==> flow/design.v <==
module ahb_slave_controller (
    input  wire        HCLK,         
    input  wire        HRESETn,      
    input  wire        HWRITE,       
    input  wire [1:0]  HTRANS,       
    input  wire        HSEL,         
    input  logic [31:0] HADDR,       
    input  logic [2:0]  HSIZE,       
    input  logic [2:0]  HBURST,      
    input  logic [3:0]  HPROT,       
    input  logic        HMASTLOCK,   
    input  logic [3:0]  HWSTRB,      
    input  logic [31:0] HWDATA,      
    output logic       HREADY,       
    output logic       HRESP,        
    output logic [31:0] HRDATA,      
    output logic [31:0] addr,        
    output logic [2:0]  size,        
    output logic [2:0]  burst,       
    output logic [3:0]  prot,        
    output logic        mastlock,    
    output logic [3:0]  strb,        
    output logic [31:0] write_data,  
    input  logic [31:0] read_data,   
    output logic        write_read,  
    output logic        transfer_valid,  
    input  logic        error_flag   
);
    logic trans_type_reg;
    logic addr_phase_valid;
    logic data_phase_valid;
    typedef enum logic [1:0] {
        IDLE = 2'b00,
        DATA_PHASE = 2'b01,
        ERROR = 2'b10
    } state_t;
    state_t state, next_state;
    assign addr_phase_valid = HSEL && (HTRANS == 2'b10 || HTRANS == 2'b11);
    assign data_phase_valid = (state == DATA_PHASE);
    always_ff @(posedge HCLK or negedge HRESETn) begin
        if (!HRESETn) begin
            trans_type_reg <= 1'b0;
            addr <= 32'b0;
            size <= 3'b0;
            burst <= 3'b0;
            prot <= 4'b0;
            mastlock <= 1'b0;
            strb <= 4'b0;
        end else begin
            if (addr_phase_valid && HREADY) begin
                trans_type_reg <= HWRITE;
                addr <= HADDR;
                size <= HSIZE;
                burst <= HBURST;
                prot <= HPROT;
                mastlock <= HMASTLOCK;
                strb <= HWSTRB;
            end
        end
    end
    assign write_data = HWDATA;
    assign HRDATA = read_data;
    always_ff @(posedge HCLK or negedge HRESETn) begin
        if (!HRESETn) begin
            state <= IDLE;
        end else begin
            state <= next_state;
        end
    end
    always_comb begin
        write_read = 1'b0;
        transfer_valid = 1'b0;
        HRESP = 1'b0;
        HREADY = 1'b1;
        next_state = state;
        case (state)
            IDLE: begin
                if (addr_phase_valid) begin
                    next_state = DATA_PHASE;
                    HREADY = 1'b1;  
                end
            end
            DATA_PHASE: begin
                write_read = trans_type_reg;  
                transfer_valid = 1'b1;        
                if (error_flag) begin
                    HRESP = 1'b1;            
                    next_state = ERROR;
                    HREADY = 1'b0;           
                end else if (addr_phase_valid) begin
                    next_state = DATA_PHASE;  
                    HREADY = 1'b1;
                end else begin
                    next_state = IDLE;       
                    HREADY = 1'b1;
                end
            end
            ERROR: begin
                HRESP = 1'b1;        
                HREADY = 1'b1;       
                if (addr_phase_valid)
                    next_state = DATA_PHASE;
                else
                    next_state = IDLE;
            end
            default: begin
                next_state = IDLE;
            end
        endcase
    end
endmodule
module ahb_slave_reg_file (
    input  logic        HCLK,         
    input  logic        HRESETn,      
    input  logic [31:0] addr,         
    input  logic [2:0]  size,         
    input  logic [2:0]  burst,        
    input  logic [3:0]  prot,         
    input  logic        mastlock,     
    input  logic [3:0]  strb,         
    input  logic [31:0] write_data,   
    output logic [31:0] read_data,    
    input  logic        write_read,      
    input  logic        transfer_valid,  
    output logic        error_flag,   
    output logic [31:0] tdr_o,        
    output logic [31:0] lcr_o,        
    output logic [31:0] ocr_o,        
    output logic [31:0] fcr_o,        
    output logic [31:0] ier_o,        
    output logic [31:0] hcr_o,        
    input  logic [31:0] rdr_i,        
    input  logic [31:0] lsr_i,        
    input  logic [31:0] iir_i         
);
    logic [31:0] addr_reg;
    logic [2:0]  size_reg;
    logic [3:0]  strb_reg;
    assign addr_reg = addr;
    assign size_reg = size;
    assign strb_reg = strb;
    typedef enum logic [11:0] {
        ADDR_TDR = 12'h000,
        ADDR_RDR = 12'h004,
        ADDR_LCR = 12'h008,
        ADDR_OCR = 12'h00C,
        ADDR_LSR = 12'h010,
        ADDR_FCR = 12'h014,
        ADDR_IER = 12'h018,
        ADDR_IIR = 12'h01C,
        ADDR_HCR = 12'h020
    } apb_addr_e;
    function automatic logic check_alignment(input logic [31:0] address, input logic [2:0] transfer_size);
        case (transfer_size)
            3'b000: check_alignment = 1'b1;                     
            3'b001: check_alignment = (address[0] == 1'b0);     
            3'b010: check_alignment = (address[1:0] == 2'b00);  
            default: check_alignment = 1'b0;                    
        endcase
    endfunction
    always_comb begin
        error_flag = 1'b0;
        if (transfer_valid) begin
            if (addr_reg[31:12] != 20'h0 || 
                (addr_reg[11:0] != ADDR_TDR && 
                 addr_reg[11:0] != ADDR_RDR && 
                 addr_reg[11:0] != ADDR_LCR && 
                 addr_reg[11:0] != ADDR_OCR && 
                 addr_reg[11:0] != ADDR_LSR && 
                 addr_reg[11:0] != ADDR_FCR && 
                 addr_reg[11:0] != ADDR_IER && 
                 addr_reg[11:0] != ADDR_IIR && 
                 addr_reg[11:0] != ADDR_HCR)) begin
                error_flag = 1'b1;
            end
            if (!check_alignment(addr_reg, size_reg)) begin
                error_flag = 1'b1;
            end
            if (size_reg > 3'b010) begin  
                error_flag = 1'b1;
            end
            if (write_read && (addr_reg[11:0] == ADDR_RDR || 
                              addr_reg[11:0] == ADDR_LSR || 
                              addr_reg[11:0] == ADDR_IIR)) begin
                error_flag = 1'b1;
            end
        end
    end
    always_ff @(posedge HCLK or negedge HRESETn) begin
        if (!HRESETn) begin
            tdr_o <= 32'b0;
            lcr_o <= 32'b0;
            ocr_o <= 32'b0;
            fcr_o <= 32'b0;
            ier_o <= 32'b0;
            hcr_o <= 32'b0;
        end else if (write_read && !error_flag && transfer_valid) begin
            unique case (addr_reg[11:0])
                ADDR_TDR: begin
                    if (strb_reg[0]) tdr_o[7:0]   <= write_data[7:0];
                    if (strb_reg[1]) tdr_o[15:8]  <= write_data[15:8];
                    if (strb_reg[2]) tdr_o[23:16] <= write_data[23:16];
                    if (strb_reg[3]) tdr_o[31:24] <= write_data[31:24];
                end
                ADDR_LCR: begin
                    if (strb_reg[0]) lcr_o[7:0]   <= write_data[7:0];
                    if (strb_reg[1]) lcr_o[15:8]  <= write_data[15:8];
                    if (strb_reg[2]) lcr_o[23:16] <= write_data[23:16];
                    if (strb_reg[3]) lcr_o[31:24] <= write_data[31:24];
                end
                ADDR_OCR: begin
                    if (strb_reg[0]) ocr_o[7:0]   <= write_data[7:0];
                    if (strb_reg[1]) ocr_o[15:8]  <= write_data[15:8];
                    if (strb_reg[2]) ocr_o[23:16] <= write_data[23:16];
                    if (strb_reg[3]) ocr_o[31:24] <= write_data[31:24];
                end
                ADDR_FCR: begin
                    if (strb_reg[0]) fcr_o[7:0]   <= write_data[7:0];
                    if (strb_reg[1]) fcr_o[15:8]  <= write_data[15:8];
                    if (strb_reg[2]) fcr_o[23:16] <= write_data[23:16];
                    if (strb_reg[3]) fcr_o[31:24] <= write_data[31:24];
                end
                ADDR_IER: begin
                    if (strb_reg[0]) ier_o[7:0]   <= write_data[7:0];
                    if (strb_reg[1]) ier_o[15:8]  <= write_data[15:8];
                    if (strb_reg[2]) ier_o[23:16] <= write_data[23:16];
                    if (strb_reg[3]) ier_o[31:24] <= write_data[31:24];
                end
                ADDR_HCR: begin
                    if (strb_reg[0]) hcr_o[7:0]   <= write_data[7:0];
                    if (strb_reg[1]) hcr_o[15:8]  <= write_data[15:8];
                    if (strb_reg[2]) hcr_o[23:16] <= write_data[23:16];
                    if (strb_reg[3]) hcr_o[31:24] <= write_data[31:24];
                end
                default: ;  
            endcase
        end
    end
    always_comb begin
        read_data = 32'b0;
        if (!write_read && !error_flag && transfer_valid) begin
            unique case (addr_reg[11:0])
                ADDR_TDR: read_data = tdr_o;
                ADDR_RDR: read_data = rdr_i;
                ADDR_LCR: read_data = lcr_o;
                ADDR_OCR: read_data = ocr_o;
                ADDR_LSR: read_data = lsr_i;
                ADDR_FCR: read_data = fcr_o;
                ADDR_IER: read_data = ier_o;
                ADDR_IIR: read_data = iir_i;
                ADDR_HCR: read_data = hcr_o;
                default: read_data = 32'b0;
            endcase
        end
    end
endmodule
module ahb_slave (
    input  wire        HCLK,         
    input  wire        HRESETn,      
    input  wire [31:0] HADDR,        
    input  wire        HWRITE,       
    input  wire [2:0]  HSIZE,        
    input  wire [2:0]  HBURST,       
    input  wire [3:0]  HPROT,        
    input  wire [1:0]  HTRANS,       
    input  wire        HMASTLOCK,    
    input  wire        HSEL,         
    input  wire [31:0] HWDATA,       
    output wire [31:0] HRDATA,       
    output wire        HREADY,       
    output wire        HRESP,        
    input  wire [3:0]  HWSTRB,       
    output wire [31:0] tdr_o,        
    output wire [31:0] lcr_o,        
    output wire [31:0] ocr_o,        
    output wire [31:0] fcr_o,        
    output wire [31:0] ier_o,        
    output wire [31:0] hcr_o,        
    input  wire [31:0] rdr_i,        
    input  wire [31:0] lsr_i,        
    input  wire [31:0] iir_i         
);
    logic        write_read;      
    logic        error_flag;      
    logic        transfer_valid;  
    logic [31:0] addr;            
    logic [2:0]  size;            
    logic [2:0]  burst;           
    logic [3:0]  prot;            
    logic        mastlock;        
    logic [3:0]  strb;            
    logic [31:0] write_data;      
    logic [31:0] read_data;       
    ahb_slave_controller u_controller (
        .HCLK(HCLK),
        .HRESETn(HRESETn),
        .HWRITE(HWRITE),
        .HTRANS(HTRANS),
        .HSEL(HSEL),
        .HADDR(HADDR),
        .HSIZE(HSIZE),
        .HBURST(HBURST),
        .HPROT(HPROT),
        .HMASTLOCK(HMASTLOCK),
        .HWSTRB(HWSTRB),
        .HWDATA(HWDATA),
        .HREADY(HREADY),
        .HRESP(HRESP),
        .HRDATA(HRDATA),
        .addr(addr),
        .size(size),
        .burst(burst),
        .prot(prot),
        .mastlock(mastlock),
        .strb(strb),
        .write_data(write_data),
        .read_data(read_data),
        .write_read(write_read),
        .transfer_valid(transfer_valid),
        .error_flag(error_flag)
    );
    ahb_slave_reg_file u_reg_file (
        .HCLK(HCLK),
        .HRESETn(HRESETn),
        .addr(addr),
        .size(size),
        .burst(burst),
        .prot(prot),
        .mastlock(mastlock),
        .strb(strb),
        .write_data(write_data),
        .read_data(read_data),
        .write_read(write_read),
        .transfer_valid(transfer_valid),
        .error_flag(error_flag),
        .tdr_o(tdr_o),
        .lcr_o(lcr_o),
        .ocr_o(ocr_o),
        .fcr_o(fcr_o),
        .ier_o(ier_o),
        .hcr_o(hcr_o),
        .rdr_i(rdr_i),
        .lsr_i(lsr_i),
        .iir_i(iir_i)
    );
endmodule
* Step by step through the tools: ahb_slave
What the tools print for ahb_slave, step after step.
Lines are those of the file above, counted from 1.
Operators carry their Yosys type and port widths (W data, S select, Z words).
Library cell names are shortened.
Not given: --
- Top module :: ahb_slave
- Clock input :: HCLK
- Cell library :: sky130hd
- Library corner :: tt_025C_1v80

* Word-level counts
Counts by Yosys on the flattened word-level netlist (proc, flatten, opt, wreduce; memories kept). Register bits leave out memories and registers merged into their read ports (data or address). Print and check cells are left out. Cells with the same type and inputs are merged into one.
- Bits in registers :: 234
- Input bits :: 181
- Output and inout port bits :: 226
- Word-level cells :: 124
- $lt $le $gt $ge :: 1
- Equal/unequal tests :: 23
- Multiplexer cells :: 19
- Bitwise logic cells :: 1
- Reductions and logical operators :: 51
** Operator list (number)
- $pmux W32 S9 :: 1
- $reduce_and A3 Y1 :: 24
- $eq A12 B5 Y1 const B :: 4
- $ne A12 B5 Y1 const B :: 4
- $mux W32 :: 1
- $eq A12 B4 Y1 const B :: 2
- $ne A12 B4 Y1 const B :: 2
- $reduce_bool A20 Y1 :: 1
- $logic_and A1 B1 Y1 :: 15
- $eq A12 B3 Y1 const B :: 1
- $ne A12 B3 Y1 const B :: 1
- $eq A12 B6 Y1 const B :: 1
- $ne A12 B6 Y1 const B :: 1
- $logic_not A12 Y1 :: 1
- $reduce_bool A12 Y1 :: 1
- $mux W1 :: 12
- $eq A2 B2 Y1 const B :: 3
- $pmux W2 S3 :: 1
- $logic_or A1 B1 Y1 :: 4
- $logic_not A2 Y1 :: 2
- $mux W2 :: 2
- $eq A3 B1 Y1 const B :: 1
- $gt A3 B2 Y1 const B :: 1
- $eq A3 B2 Y1 const B :: 1
- $logic_not A3 Y1 :: 1
- $pmux W1 S3 :: 1
- $logic_not A1 Y1 :: 2
- $eq A2 B1 Y1 const B :: 1
Other operator kinds: 3; their cells: 3.

* Longest topological paths
Depth = most cells in a row (Yosys ltp): at word level without a register or memory, in the mapped netlist without a sequential cell, where the memories' decode and read muxes count.
- Depth in word-level cells :: 19
- ABC_AREA :: 0
- Mapped depth :: 9
- Gate-level depth less buffers :: 6

* Synthesis result
Source: synth_stat.txt of the flow (Yosys; design flattened, memories mapped). It holds for the ABC_AREA given above (unset counts as 0); a run with the other value may have another netlist.
- Cells in the netlist :: 1054
- Synthesis area :: 0.0126972 mm²
- Area of sequential cells :: 0.0058819 mm²
- Flip-flops :: 235
- Buffers :: 81
** Cells by type
- dfrtp_1 :: number 234, total area 5.86E+03 µm²
- mux2_2 :: number 136, total area 1.53E+03 µm²
- mux2_4 :: number 64, total area 960.922 µm²
- nand4_4 :: number 20, total area 425.408 µm²
- a22oi_1 :: number 45, total area 337.824 µm²
- nand2_1 :: number 84, total area 315.302 µm²
- a21oi_1 :: number 61, total area 305.293 µm²
- mux2i_1 :: number 29, total area 290.278 µm²
- o311ai_0 :: number 30, total area 262.752 µm²
- nor3b_1 :: number 28, total area 210.202 µm²
- clkbuf_1 :: number 50, total area 187.68 µm²
- a221oi_1 :: number 20, total area 175.168 µm²
- a31oi_1 :: number 23, total area 143.888 µm²
- nand3_1 :: number 26, total area 130.125 µm²
- a222oi_1 :: number 11, total area 110.106 µm²
- nand3b_1 :: number 11, total area 82.579 µm²
- nor2_1 :: number 22, total area 82.579 µm²
- a22o_1 :: number 9, total area 78.826 µm²
Not listed: further types 54, cells in them 151.
The figures by module come from a second, unflattened synthesis with its own total; it is not the netlist above.
- Cells (unflattened synthesis) :: 983
- Area total of the unflattened synthesis :: 0.0126434 mm²
Each row is one instance without its submodules.
** By module
- ahb_slave_reg_file :: instances 1, cells 806, area 0.0101347 mm², seq. area 0.0048046 mm²
- ahb_slave_controller :: instances 1, cells 177, area 0.0025087 mm², seq. area 0.0012775 mm²
- ahb_slave :: instances 1, cells 0, area 0 mm², seq. area 0 mm²

* Path before layout
OpenSTA on the mapped netlist: ideal clock, no wires. The path of least setup slack (recovery checks aside). Input and output delay are each 20% of the period. Register names are those of the netlist, which keeps one name where synthesis merged equal registers.
- Kind :: reg-to-output
- Start :: register u_controller.addr[13]
- End :: output port HRDATA[20]
- Clock period :: 5.0 ns
- Output delay :: 1.000 ns
- Time at the first pin :: 0.000 ns
- Arrival time :: 2.427 ns
- Data required time :: 4.000 ns
- Slack :: 1.573 ns
- Path delay :: 2.427 ns
- Stages :: 9
- Buffers on the path :: 3
- Synthesis period reached :: 3.427 ns
"path delay" is the arrival time less input delay plus setup time.
A path that ends at an output port has no setup time.
"stages" counts driving pins, that of a launching flip-flop among them; a cell with two outputs on the path counts twice.
"synthesis period reached" = period - worst setup slack (recovery checks aside). The figure is calculated, with input and output delays left at 20% of the set period.
The rows between start and end are the longest chain of elaborated cells between them; the timing report does not say that the signal goes this way. Where chains are equally long, one stands for them.
A line is the first line of the expression or statement that the cell stems from. Yosys adds cells for indexed reads and writes and turns some case tables into memories.
- Cells stage by stage :: dfrtp_1 > or4_4 > a2111oi_4 > nand3b_2 > buf_6 > or3b_1 > clkbuf_2 > buf_6 > a31oi_1
- Cells in the longest elaborated chain :: 11
- Elaborated cells between the ends (all ways) :: 11
- Classes of those cells :: mux: 6; reduce/logical: 5
** Ends and longest elaborated chain, after synthesis
- from (decl) :: RTL line 17 : output logic [31:0] addr,
- from (assign) :: RTL line 43 : addr <= 32'b0;
- from (assign) :: RTL line 52 : addr <= HADDR;
- $reduce_bool A20 Y1 :: RTL line 164 : if (addr_reg[31:12] != 20'h0 ||
- $logic_or A1 B1 Y1 :: RTL line 164
- $mux W1 :: RTL line 164
- $mux W1 :: RTL line 176 : if (!check_alignment(addr_reg, size_reg)) begin
- $mux W1 :: RTL line 179 : if (size_reg > 3'b010) begin
- $mux W1 :: RTL line 182 : if (write_read && (addr_reg[11:0] == ADDR_RDR ||
- $mux W1 :: RTL line 163 : if (transfer_valid) begin
- $logic_not A1 Y1 :: RTL line 241 : if (!write_read && !error_flag && transfer_valid) begin
- $logic_and A1 B1 Y1 (2 in a row) :: RTL line 241
- $mux W32 :: RTL line 241
- to (decl) :: RTL line 269 : output wire [31:0] HRDATA,

* Path in the finished layout
From the final timing report of stored run 2: the path of least setup slack in the routed layout; clock arrival at registers is part of the times.
- Kind :: reg-to-output
- Start :: register u_controller.addr[0]
- End :: output port HRDATA[8]
- Clock period :: 4.88 ns
- Output delay :: 0.98 ns
- Time at the first pin :: 0.52 ns
- Arrival time :: 3.79 ns
- Data required time :: 3.90 ns
- Slack :: 0.12 ns
- Stages :: 7
- Buffers on the path :: 1
The rows between start and end are the longest chain of elaborated cells between them; the timing report does not say that the signal goes this way. Where chains are equally long, one stands for them.
- Cells stage by stage :: dfrtp_1 > or2_1 > a2111oi_4 > nand3b_2 > or3b_4 > a21oi_1 > clkdlybuf4s50_1
- Cells in the longest elaborated chain :: 19
- Elaborated cells between the ends (all ways) :: 44
- Classes of those cells :: eq/ne: 16; mux: 9; logic: 1; reduce/logical: 18
** Ends and longest elaborated chain, after layout
- from (decl) :: RTL line 17 : output logic [31:0] addr,
- from (assign) :: RTL line 43 : addr <= 32'b0;
- from (assign) :: RTL line 52 : addr <= HADDR;
- $reduce_bool A12 Y1 :: RTL line 165 : (addr_reg[11:0] != ADDR_TDR &&
- $logic_and A1 B1 Y1 (8 in a row) :: RTL line 165
- $logic_or A1 B1 Y1 :: RTL line 164 : if (addr_reg[31:12] != 20'h0 ||
- $mux W1 :: RTL line 164
- $mux W1 :: RTL line 176 : if (!check_alignment(addr_reg, size_reg)) begin
- $mux W1 :: RTL line 179 : if (size_reg > 3'b010) begin
- $mux W1 :: RTL line 182 : if (write_read && (addr_reg[11:0] == ADDR_RDR ||
- $mux W1 :: RTL line 163 : if (transfer_valid) begin
- $logic_not A1 Y1 :: RTL line 241 : if (!write_read && !error_flag && transfer_valid) begin
- $logic_and A1 B1 Y1 (2 in a row) :: RTL line 241
- $mux W32 :: RTL line 241
- to (decl) :: RTL line 269 : output wire [31:0] HRDATA,

Memo
Re: implementation data of ahb_slave

Record of 3 stored runs of the RTL-to-layout flow on ahb_slave, platform sky130hd. The runs are unordered. Constraints: input delay and output delay 20% of the set period each, output load 0.01 pF.
"achieved period": clock period set for the run, less the worst setup slack. It is reckoned from that one timing run; input and output delays stay at 20% of the period that was set.
"time used up by the worst setup path" is the time allowed to the run's worst setup path (the clock period less input and output delay, where it has them) less its slack. Clock arrival times count: a late capture clock shortens it, a late launch clock lengthens it.

* Stored run 1
** Files
==> flow/run.sh <==
#!/bin/bash
# the make line also repeats the synthesis and layout settings of config.mk as NAME=value (left out here)
make -C /OpenROAD-flow-scripts/flow DESIGN_CONFIG=/design/flow/config.mk WORK_HOME=/design/flow/orfs CLKGATE_MAP_FILE= finish
==> flow/config.mk <==
export PLATFORM = sky130hd
export DESIGN_NAME = ahb_slave
export DESIGN_NICKNAME = ahb_slave
export VERILOG_FILES = /design/flow/design.v
export SDC_FILE = /design/flow/constraint.sdc
export NUM_CORES = 4
export LEC_CHECK = 0
export ABC_AREA = 0
export CAP_MARGIN = 15
export CELL_PAD_IN_SITES_DETAIL_PLACEMENT = 2
export CELL_PAD_IN_SITES_GLOBAL_PLACEMENT = 2
export CORE_ASPECT_RATIO = 1.13
export CORE_MARGIN = 6
export CORE_UTILIZATION = 44
export CTS_CLUSTER_DIAMETER = 240
export CTS_CLUSTER_SIZE = 60
export GPL_TIMING_DRIVEN = 0
export MAX_ROUTING_LAYER = met4
export MIN_ROUTING_LAYER = met2
export PLACE_DENSITY_LB_ADDON = 0.27
export SETUP_SLACK_MARGIN = 0.18
export SLEW_MARGIN = 25
==> flow/constraint.sdc <==
create_clock -name core_clock -period 5.56 [get_ports {HCLK}]
set_input_delay 1.1120 -clock core_clock [delete_from_list [all_inputs] [get_ports {HCLK}]]
set_output_delay 1.1120 -clock core_clock [all_outputs]
set_load 0.01 [all_outputs]
** Results
No results, placement failed with DPL-0033.

* Stored run 2
** Files
==> flow/run.sh <==
#!/bin/bash
# the make line also repeats the synthesis and layout settings of config.mk as NAME=value (left out here)
make -C /OpenROAD-flow-scripts/flow DESIGN_CONFIG=/design/flow/config.mk WORK_HOME=/design/flow/orfs CLKGATE_MAP_FILE= finish
==> flow/config.mk <==
export PLATFORM = sky130hd
export DESIGN_NAME = ahb_slave
export DESIGN_NICKNAME = ahb_slave
export VERILOG_FILES = /design/flow/design.v
export SDC_FILE = /design/flow/constraint.sdc
export NUM_CORES = 4
export LEC_CHECK = 0
export CAP_MARGIN = 20
export CORE_MARGIN = 2
export CORE_UTILIZATION = 58
export SLEW_MARGIN = 20
==> flow/constraint.sdc <==
create_clock -name core_clock -period 4.88 [get_ports {HCLK}]
set_input_delay 0.9760 -clock core_clock [delete_from_list [all_inputs] [get_ports {HCLK}]]
set_output_delay 0.9760 -clock core_clock [all_outputs]
set_load 0.01 [all_outputs]
** Results
- Area inside the die boundary :: 0.0230918 mm²
- Std-cell area (final layout) :: 0.0178721 mm²
- Time used up by the worst setup path :: 3.79 ns
- Worst path kind :: reg-to-output
- Setup slack of the critical path :: 0.119 ns
- Post-synthesis cell area :: 0.0126972 mm²
- Achieved period :: 4.761 ns

* Stored run 3
** Files
==> flow/run.sh <==
#!/bin/bash
# the make line also repeats the synthesis and layout settings of config.mk as NAME=value (left out here)
make -C /OpenROAD-flow-scripts/flow DESIGN_CONFIG=/design/flow/config.mk WORK_HOME=/design/flow/orfs CLKGATE_MAP_FILE= finish
==> flow/config.mk <==
export PLATFORM = sky130hd
export DESIGN_NAME = ahb_slave
export DESIGN_NICKNAME = ahb_slave
export VERILOG_FILES = /design/flow/design.v
export SDC_FILE = /design/flow/constraint.sdc
export NUM_CORES = 4
export LEC_CHECK = 0
export ABC_AREA = 1
export CAP_MARGIN = 15
export CELL_PAD_IN_SITES_DETAIL_PLACEMENT = 2
export CELL_PAD_IN_SITES_GLOBAL_PLACEMENT = 2
export CORE_ASPECT_RATIO = 0.58
export CORE_MARGIN = 6
export CORE_UTILIZATION = 44
export CTS_CLUSTER_DIAMETER = 176
export CTS_CLUSTER_SIZE = 53
export MIN_ROUTING_LAYER = met2
export PLACE_DENSITY_LB_ADDON = 0.27
export SETUP_SLACK_MARGIN = 0.18
export SLEW_MARGIN = 25
==> flow/constraint.sdc <==
create_clock -name core_clock -period 5.56 [get_ports {HCLK}]
set_input_delay 1.1120 -clock core_clock [delete_from_list [all_inputs] [get_ports {HCLK}]]
set_output_delay 1.1120 -clock core_clock [all_outputs]
set_load 0.01 [all_outputs]
** Results
No results, placement failed with FLW-0024.
